==> flow/design.v <==
module mul(
    input         mul_clk,
    input         resetn,
    input         mul_signed,
    input  [31:0] x,
    input  [31:0] y,
    input         de_to_ex_valid,
    input         ex_allowin,
    output [63:0] result
);
    wire [16:0] booth_c;                              
    wire [63:0] booth_part_prod [16:0];               
    wire [16:0] part_prod [63:0];                     
    wire [63:0] x_mul = {{32{x[31]&mul_signed}}, x}; 
    wire [33:0] y_mul = {{ 2{y[31]&mul_signed}}, y};
    genvar j;
    generate
    for(j = 0; j < 17; j = j + 1) begin : booth
        if(j == 0) begin
          booth_2b booth_0(
                            .Y({y_mul[1:0], 1'b0}), 
                            .X(x_mul             ),
                            .P(booth_part_prod[0]), 
                            .C(booth_c[0]        )
                          );
        end else begin
          booth_2b booth(
                            .Y(y_mul[2*j+1:2*j-1]), 
                            .X(x_mul<<(2*j)      ), 
                            .P(booth_part_prod[j]), 
                            .C(booth_c[j]        )
                        );
        end
    end
    endgenerate
    genvar k;
    generate
    for(k = 0; k < 64; k = k + 1)
        begin: switch
            assign part_prod[k] = {
                                        booth_part_prod[16][k],
                                        booth_part_prod[15][k], 
                                        booth_part_prod[14][k], 
                                        booth_part_prod[13][k], 
                                        booth_part_prod[12][k], 
                                        booth_part_prod[11][k], 
                                        booth_part_prod[10][k], 
                                        booth_part_prod[ 9][k], 
                                        booth_part_prod[ 8][k], 
                                        booth_part_prod[ 7][k], 
                                        booth_part_prod[ 6][k], 
                                        booth_part_prod[ 5][k], 
                                        booth_part_prod[ 4][k], 
                                        booth_part_prod[ 3][k], 
                                        booth_part_prod[ 2][k], 
                                        booth_part_prod[ 1][k], 
                                        booth_part_prod[ 0][k]
                                  };
        end
    endgenerate
    reg  [16:0] booth_c_r;               
    reg  [16:0] part_prod_r[63:0];       
    wire [13:0] c[63:0];                 
    wire [63:0] add_src1, add_src2;      
    always @(posedge mul_clk)
    begin
        if(de_to_ex_valid & ex_allowin) begin
                booth_c_r <= booth_c;
        end
    end
    genvar m;
    generate
        for(m = 0; m < 64; m = m + 1) begin : part_prod_trans
            always @(posedge mul_clk)
            begin
                if(de_to_ex_valid & ex_allowin) begin
                    part_prod_r[m] <= part_prod[m];
                end
            end
        end
    endgenerate
    assign c[0] = booth_c_r[13:0];
    assign add_src2[0] = booth_c_r[14];
    genvar i;
    generate
    for(i = 0; i < 64; i = i + 1) 
    begin: wallace
        if(i < 63) begin
            wallace_16 wallace(
                                    .cin    (c[i]          ), 
                                    .data_in(part_prod_r[i]), 
                                    .cout   (c[i+1]        ), 
                                    .C      (add_src2[i+1] ), 
                                    .S      (add_src1[i]   )
                               );
        end else begin
            wallace_16 wallace_63(
                                    .cin    (c[63]          ),
                                    .data_in(part_prod_r[63]), 
                                    .S      (add_src1[63]   )
                                 );
        end
    end
    endgenerate
    assign result = add_src1 + add_src2 + booth_c_r[15] + booth_c_r[16];
endmodule
module booth_2b(
    input [2:0] Y,
    input [63:0] X,
    output [63:0] P,
    output C
);
    assign P = Y==3'b001 ? X      :
               Y==3'b010 ? X      :
               Y==3'b011 ? X<<1   :
               Y==3'b100 ? ~(X<<1):
               Y==3'b101 ? ~X     :
               Y==3'b110 ? ~X     :
                           68'd0;
    assign C = Y==3'b100 || Y==3'b101 || Y==3'b110;
endmodule
module wallace_16(
    input  [13:0] cin,
    input  [16:0] data_in,
    output [13:0] cout,
    output        C,
    output        S
);
    wire B1_2, A1_2, C1_3, B1_3, A1_3, A2_0, C2_1, B2_1, A2_1, B3_1, A3_1, A4_0, B4_0, A5_0;
    function [1:0] Add_1;
        input A, B, CIN;
        begin
          Add_1 = A + B + CIN;
        end
    endfunction
    assign {cout[ 0], B1_2} = Add_1(data_in[ 4], data_in[ 3], data_in[ 2]),
           {cout[ 1], A1_2} = Add_1(data_in[ 7], data_in[ 6], data_in[ 5]),
           {cout[ 2], C1_3} = Add_1(data_in[10], data_in[ 9], data_in[ 8]),
           {cout[ 3], B1_3} = Add_1(data_in[13], data_in[12], data_in[11]),
           {cout[ 4], A1_3} = Add_1(data_in[16], data_in[15], data_in[14]),
           {cout[ 5], A2_0} = Add_1(    cin[ 2],     cin[ 1],     cin[ 0]),
           {cout[ 6], C2_1} = Add_1(data_in[ 0],     cin[ 4],     cin[ 3]),
           {cout[ 7], B2_1} = Add_1(       A1_2,        B1_2, data_in[ 1]),
           {cout[ 8], A2_1} = Add_1(       A1_3,        B1_3,        C1_3),
           {cout[ 9], B3_1} = Add_1(       A2_0,     cin[ 6],     cin[ 5]),
           {cout[10], A3_1} = Add_1(       A2_1,        B2_1,        C2_1),
           {cout[11], B4_0} = Add_1(    cin[ 9],     cin[ 8],     cin[ 7]),
           {cout[12], A4_0} = Add_1(       A3_1,        B3_1,     cin[10]),
           {cout[13], A5_0} = Add_1(       A4_0,        B4_0,     cin[11]),
           {C       , S   } = Add_1(       A5_0,     cin[13],     cin[12]);
endmodule
* From RTL to reports: mul
The steps from the RTL of mul to its reports follow in flow order.
Line numbers count from 1 in the design file above.
Cell names lack the library's common part.
The mark n/a stands for no value.
- Design top :: mul
- Clock input :: mul_clk
- Library :: sky130hd
- Library corner :: tt_025C_1v80

* Elaborated design
Counts by Yosys on the flattened word-level netlist (proc, flatten, opt, wreduce). Print and check cells are left out.
- Output and inout bits :: 64
- Register bits after elaboration :: 1105
- Input bits :: 69
- Word-level cells :: 2544
- Reduce/logical cells :: 49
- Multiplexer cells :: 99
- Equal/unequal tests :: 99
- Bitwise logic cells :: 37
- Add/sub/neg operators :: 1923
** Operator list (count)
- 64-bit 2-to-1 mux :: 99
- 64-bit inverter :: 34
- 1-bit by 1-bit adder with 2-bit output :: 945
- 2-bit by 1-bit adder with 2-bit output :: 945
- 3-bit == test (second input constant) :: 48
- 64-bit by 1-bit adder with 64-bit output :: 2
- 3-bit by 2-bit == test with 1-bit output (second input constant) :: 32
- 64-bit adder :: 1
- 3-bit by 1-bit == test with 1-bit output (second input constant) :: 16
- 3-bit OR reduction :: 16
- 1-bit logical OR :: 33
- 1-bit adder :: 30
- 2-bit == test (second input constant) :: 2
- 1-bit AND :: 3
- 2-bit by 1-bit == test with 1-bit output (second input constant) :: 1

* Logic depth
Longest topological path by Yosys (ltp), each cell counted once; first at word level (registers and memories cut), then after technology mapping (sequential cells cut; the memories' decode and read muxes count).
- Depth in word-level cells :: 15
- ABC_AREA :: 1
- Mapped depth :: 27

* Mapped cells and area
Source: synth_stat.txt of the flow (Yosys; design flattened, memories mapped). It holds for the ABC_AREA given above (unset counts as 0); a run with the other value may have another netlist.
Totals and module areas in this step are rounded.
- Buffers :: 410
- Synthesis area :: 54300 µm²
- Standard cells after synthesis :: 5530
- Mapped flip-flops :: 609
- Sequential area :: 18300 µm²
** Cell types
- edfxtp_1 :: count 609, area in all 1.83E+04 µm²
- fa_1 :: count 770, area in all 1.54E+04 µm²
- inv_1 :: count 954, area in all 3.58E+03 µm²
- o22ai_1 :: count 472, area in all 2.95E+03 µm²
- o21ai_0 :: count 533, area in all 2.67E+03 µm²
- a21oi_1 :: count 525, area in all 2627.52 µm²
- ha_1 :: count 139, area in all 1.74E+03 µm²
- nand2_1 :: count 457, area in all 1.72E+03 µm²
- clkbuf_1 :: count 320, area in all 1.2E+03 µm²
- nor2_1 :: count 234, area in all 878.342 µm²
- a31oi_1 :: count 95, area in all 594.32 µm²
- xor2_1 :: count 51, area in all 446.678 µm²
- nand3_1 :: count 86, area in all 430.413 µm²
- o221ai_1 :: count 33, area in all 289.027 µm²
- buf_2 :: count 52, area in all 260.25 µm²
- nor2_2 :: count 23, area in all 143.888 µm²
- nand2_2 :: count 19, area in all 118.864 µm²
- buf_1 :: count 31, area in all 116.362 µm²
Not listed: further types 26, cells in them 127.

* Path before layout
Path of least setup slack by OpenSTA after synthesis, without wires, with an ideal clock, recovery checks aside; 20% of the period is set as input and as output delay. Where synthesis merged equal registers, the netlist keeps one of their names.
- Path type :: input to register
- Start point :: input port de_to_ex_valid
- End point :: register booth_c_r[0]
- Clock period :: 12.0 ns
- Slack :: -3.028 ns
- Buffers on the path :: 0
- Path delay :: 12.627 ns
- Input delay :: 2.400 ns
- Data required time :: 11.047 ns
- Driving pins on the path :: 2
- Data arrival time :: 14.074 ns
- Synthesis period reached :: 15.028 ns
"path delay" is the arrival time less input delay plus setup time.
"driving pins on the path" counts driving pins, that of a launching flip-flop among them; a cell with two outputs on the path counts twice.
"synthesis period reached" = period - worst setup slack (recovery checks aside). The figure is calculated, with input and output delays left at 20% of the set period.
Between the ends stands the longest chain of elaborated cells between them, by number of cells; it is not shown to be the way that was timed. Of several equally long chains one is given.
A line is the first line of the expression or statement that the cell stems from. Yosys adds cells for indexed reads and writes and turns some case tables into memories.
- Cells stage by stage :: nand2_1 inv_1
- Length of the longest elaborated chain :: 1
- Elaborated cells between the ends (all ways) :: 1
- Classes of those cells :: 1 x logic
** Ends and longest elaborated chain, post-synthesis
- start: declaration :: RTL line 7 : input         de_to_ex_valid,
- 1-bit AND :: RTL line 67 : if(de_to_ex_valid & ex_allowin) begin
- end: assignment :: RTL line 68 : booth_c_r <= booth_c;
- end: declaration :: RTL line 61 : reg  [16:0] booth_c_r;

* Worst path after layout
Path of least setup slack in the final report of run 1 (OpenROAD, finished layout, wires in). Where an end is a register, its clock arrival counts in the times.
- Path type :: register to output
- Start point :: register part_prod_r[0][14]
- End point :: output port result[62]
- External output delay :: 1.45 ns
- Data arrival time :: 7.46 ns
- Data required time :: 5.80 ns
- Slack :: -1.66 ns
- Clock period :: 7.25 ns
- Driving pins on the path :: 26
- Buffers on the path :: 6
Between the ends stands the longest chain of elaborated cells between them, by number of cells; it is not shown to be the way that was timed. Of several equally long chains one is given.
- Cells stage by stage :: edfxtp_1 fa_2 buf_6 buf_16 clkinvlp_4 buf_6 fa_1 fa_2 fa_1 fa_1 inv_2 fa_2 ha_4 ha_4 a21oi_4 o21ai_4 a21o_1 a21oi_4 nand2_8 buf_12 buf_6 nand2_4 nand2_2 nand2_1 nand2_1 buf_6
- Length of the longest elaborated chain :: 14
- Elaborated cells between the ends (all ways) :: 44
- RTL lines with such cells :: 2
- Classes of those cells :: 44 x add/sub
** Ends and longest elaborated chain, after layout
- start: declaration :: RTL line 62 : reg  [16:0] part_prod_r[63:0];
- start: assignment :: RTL line 77 : part_prod_r[m] <= part_prod[m];
- 2-bit by 1-bit adder with 2-bit output :: RTL line 133 : Add_1 = A + B + CIN;
- 1-bit by 1-bit adder with 2-bit output :: RTL line 133
- 2-bit by 1-bit adder with 2-bit output :: RTL line 133
- 1-bit by 1-bit adder with 2-bit output :: RTL line 133
- 2-bit by 1-bit adder with 2-bit output :: RTL line 133
- 1-bit by 1-bit adder with 2-bit output :: RTL line 133
- 2-bit by 1-bit adder with 2-bit output :: RTL line 133
- 1-bit by 1-bit adder with 2-bit output :: RTL line 133
- 2-bit by 1-bit adder with 2-bit output :: RTL line 133
- 1-bit by 1-bit adder with 2-bit output :: RTL line 133
- 2-bit by 1-bit adder with 2-bit output :: RTL line 133
- 64-bit adder :: RTL line 105 : assign result = add_src1 + add_src2 + booth_c_r[15] + booth_c_r[16];
- 64-bit by 1-bit adder with 64-bit output (2 in a row) :: RTL line 105
- end: declaration :: RTL line 9 : output [63:0] result

Add stored flow runs of mul

Design mul on sky130hd. What follows are 2 stored runs of the flow, each under its own settings; their order means nothing. The constraints put input and output delay at 20% of the set period each and load the outputs with 0.01 pF.
"clock period reached": clock period set for the run, less the worst setup slack. It is reckoned from that one timing run; input and output delays stay at 20% of the period that was set.
"critical path time": the worst setup path's part of the clock period (all of it between registers, 20% less for each end at a port) less its slack. A launch clock that arrives late makes it longer, a capture clock that arrives late makes it shorter.
Results are given in rounded form.

* Run 1
** Files
==> flow/run.sh <==
#!/bin/bash
# the make line also repeats the synthesis and layout settings of config.mk as NAME=value (left out here)
make -C /OpenROAD-flow-scripts/flow DESIGN_CONFIG=/design/flow/config.mk WORK_HOME=/design/flow/orfs CLKGATE_MAP_FILE= finish
==> flow/config.mk <==
export PLATFORM = sky130hd
export DESIGN_NAME = mul
export DESIGN_NICKNAME = mul
export VERILOG_FILES = /design/flow/design.v
export SDC_FILE = /design/flow/constraint.sdc
export NUM_CORES = 4
export LEC_CHECK = 0
export ABC_AREA = 1
export CAP_MARGIN = 30
export CELL_PAD_IN_SITES_DETAIL_PLACEMENT = 1
export CELL_PAD_IN_SITES_GLOBAL_PLACEMENT = 3
export CORE_ASPECT_RATIO = 1.27
export CORE_MARGIN = 2
export CORE_UTILIZATION = 16
export CTS_CLUSTER_SIZE = 59
export GPL_ROUTABILITY_DRIVEN = 1
export GPL_TIMING_DRIVEN = 0
export HOLD_SLACK_MARGIN = 0.25
export MIN_ROUTING_LAYER = met2
export PLACE_DENSITY_LB_ADDON = 0.04
export SETUP_SLACK_MARGIN = 1.65
export SLEW_MARGIN = 5
export TNS_END_PERCENT = 70
==> flow/constraint.sdc <==
create_clock -name core_clock -period 7.25 [get_ports {mul_clk}]
set_input_delay 1.4500 -clock core_clock [delete_from_list [all_inputs] [get_ports {mul_clk}]]
set_output_delay 1.4500 -clock core_clock [all_outputs]
set_load 0.01 [all_outputs]
** Results
- Mapped cell area after synthesis :: 54300 µm²
- Die footprint :: 344000 µm²
- Std-cell area (final layout) :: 74100 µm²
- Final design utilization :: 21.9 %
- Setup slack of the worst path :: -1.66 ns
- Total negative setup slack :: -85.5 ns
- Lowest hold slack :: 1.16 ns
- Clock period reached :: 8.909 ns
- Critical path time :: 7.46 ns
- Worst path kind :: register to output

* Run 2
** Files
==> flow/run.sh <==
#!/bin/bash
# the make line also repeats the synthesis and layout settings of config.mk as NAME=value (left out here)
make -C /OpenROAD-flow-scripts/flow DESIGN_CONFIG=/design/flow/config.mk WORK_HOME=/design/flow/orfs CLKGATE_MAP_FILE= finish
==> flow/config.mk <==
export PLATFORM = sky130hd
export DESIGN_NAME = mul
export DESIGN_NICKNAME = mul
export VERILOG_FILES = /design/flow/design.v
export SDC_FILE = /design/flow/constraint.sdc
export NUM_CORES = 4
export LEC_CHECK = 0
export CAP_MARGIN = 20
export CORE_MARGIN = 7
export CORE_UTILIZATION = 40
export GPL_ROUTABILITY_DRIVEN = 0
export SLEW_MARGIN = 20
==> flow/constraint.sdc <==
create_clock -name core_clock -period 15.7 [get_ports {mul_clk}]
set_input_delay 3.1400 -clock core_clock [delete_from_list [all_inputs] [get_ports {mul_clk}]]
set_output_delay 3.1400 -clock core_clock [all_outputs]
set_load 0.01 [all_outputs]
** Results
- Mapped cell area after synthesis :: 55300 µm²
- Die footprint :: 149000 µm²
- Std-cell area (final layout) :: 60300 µm²
- Final design utilization :: 43.9 %
- Setup slack of the worst path :: 2.11 ns
- Total negative setup slack :: 0.000 ns
- Lowest hold slack :: 3.10 ns
- Clock period reached :: 13.590 ns
- Critical path time :: 10.45 ns
- Worst path kind :: register to output
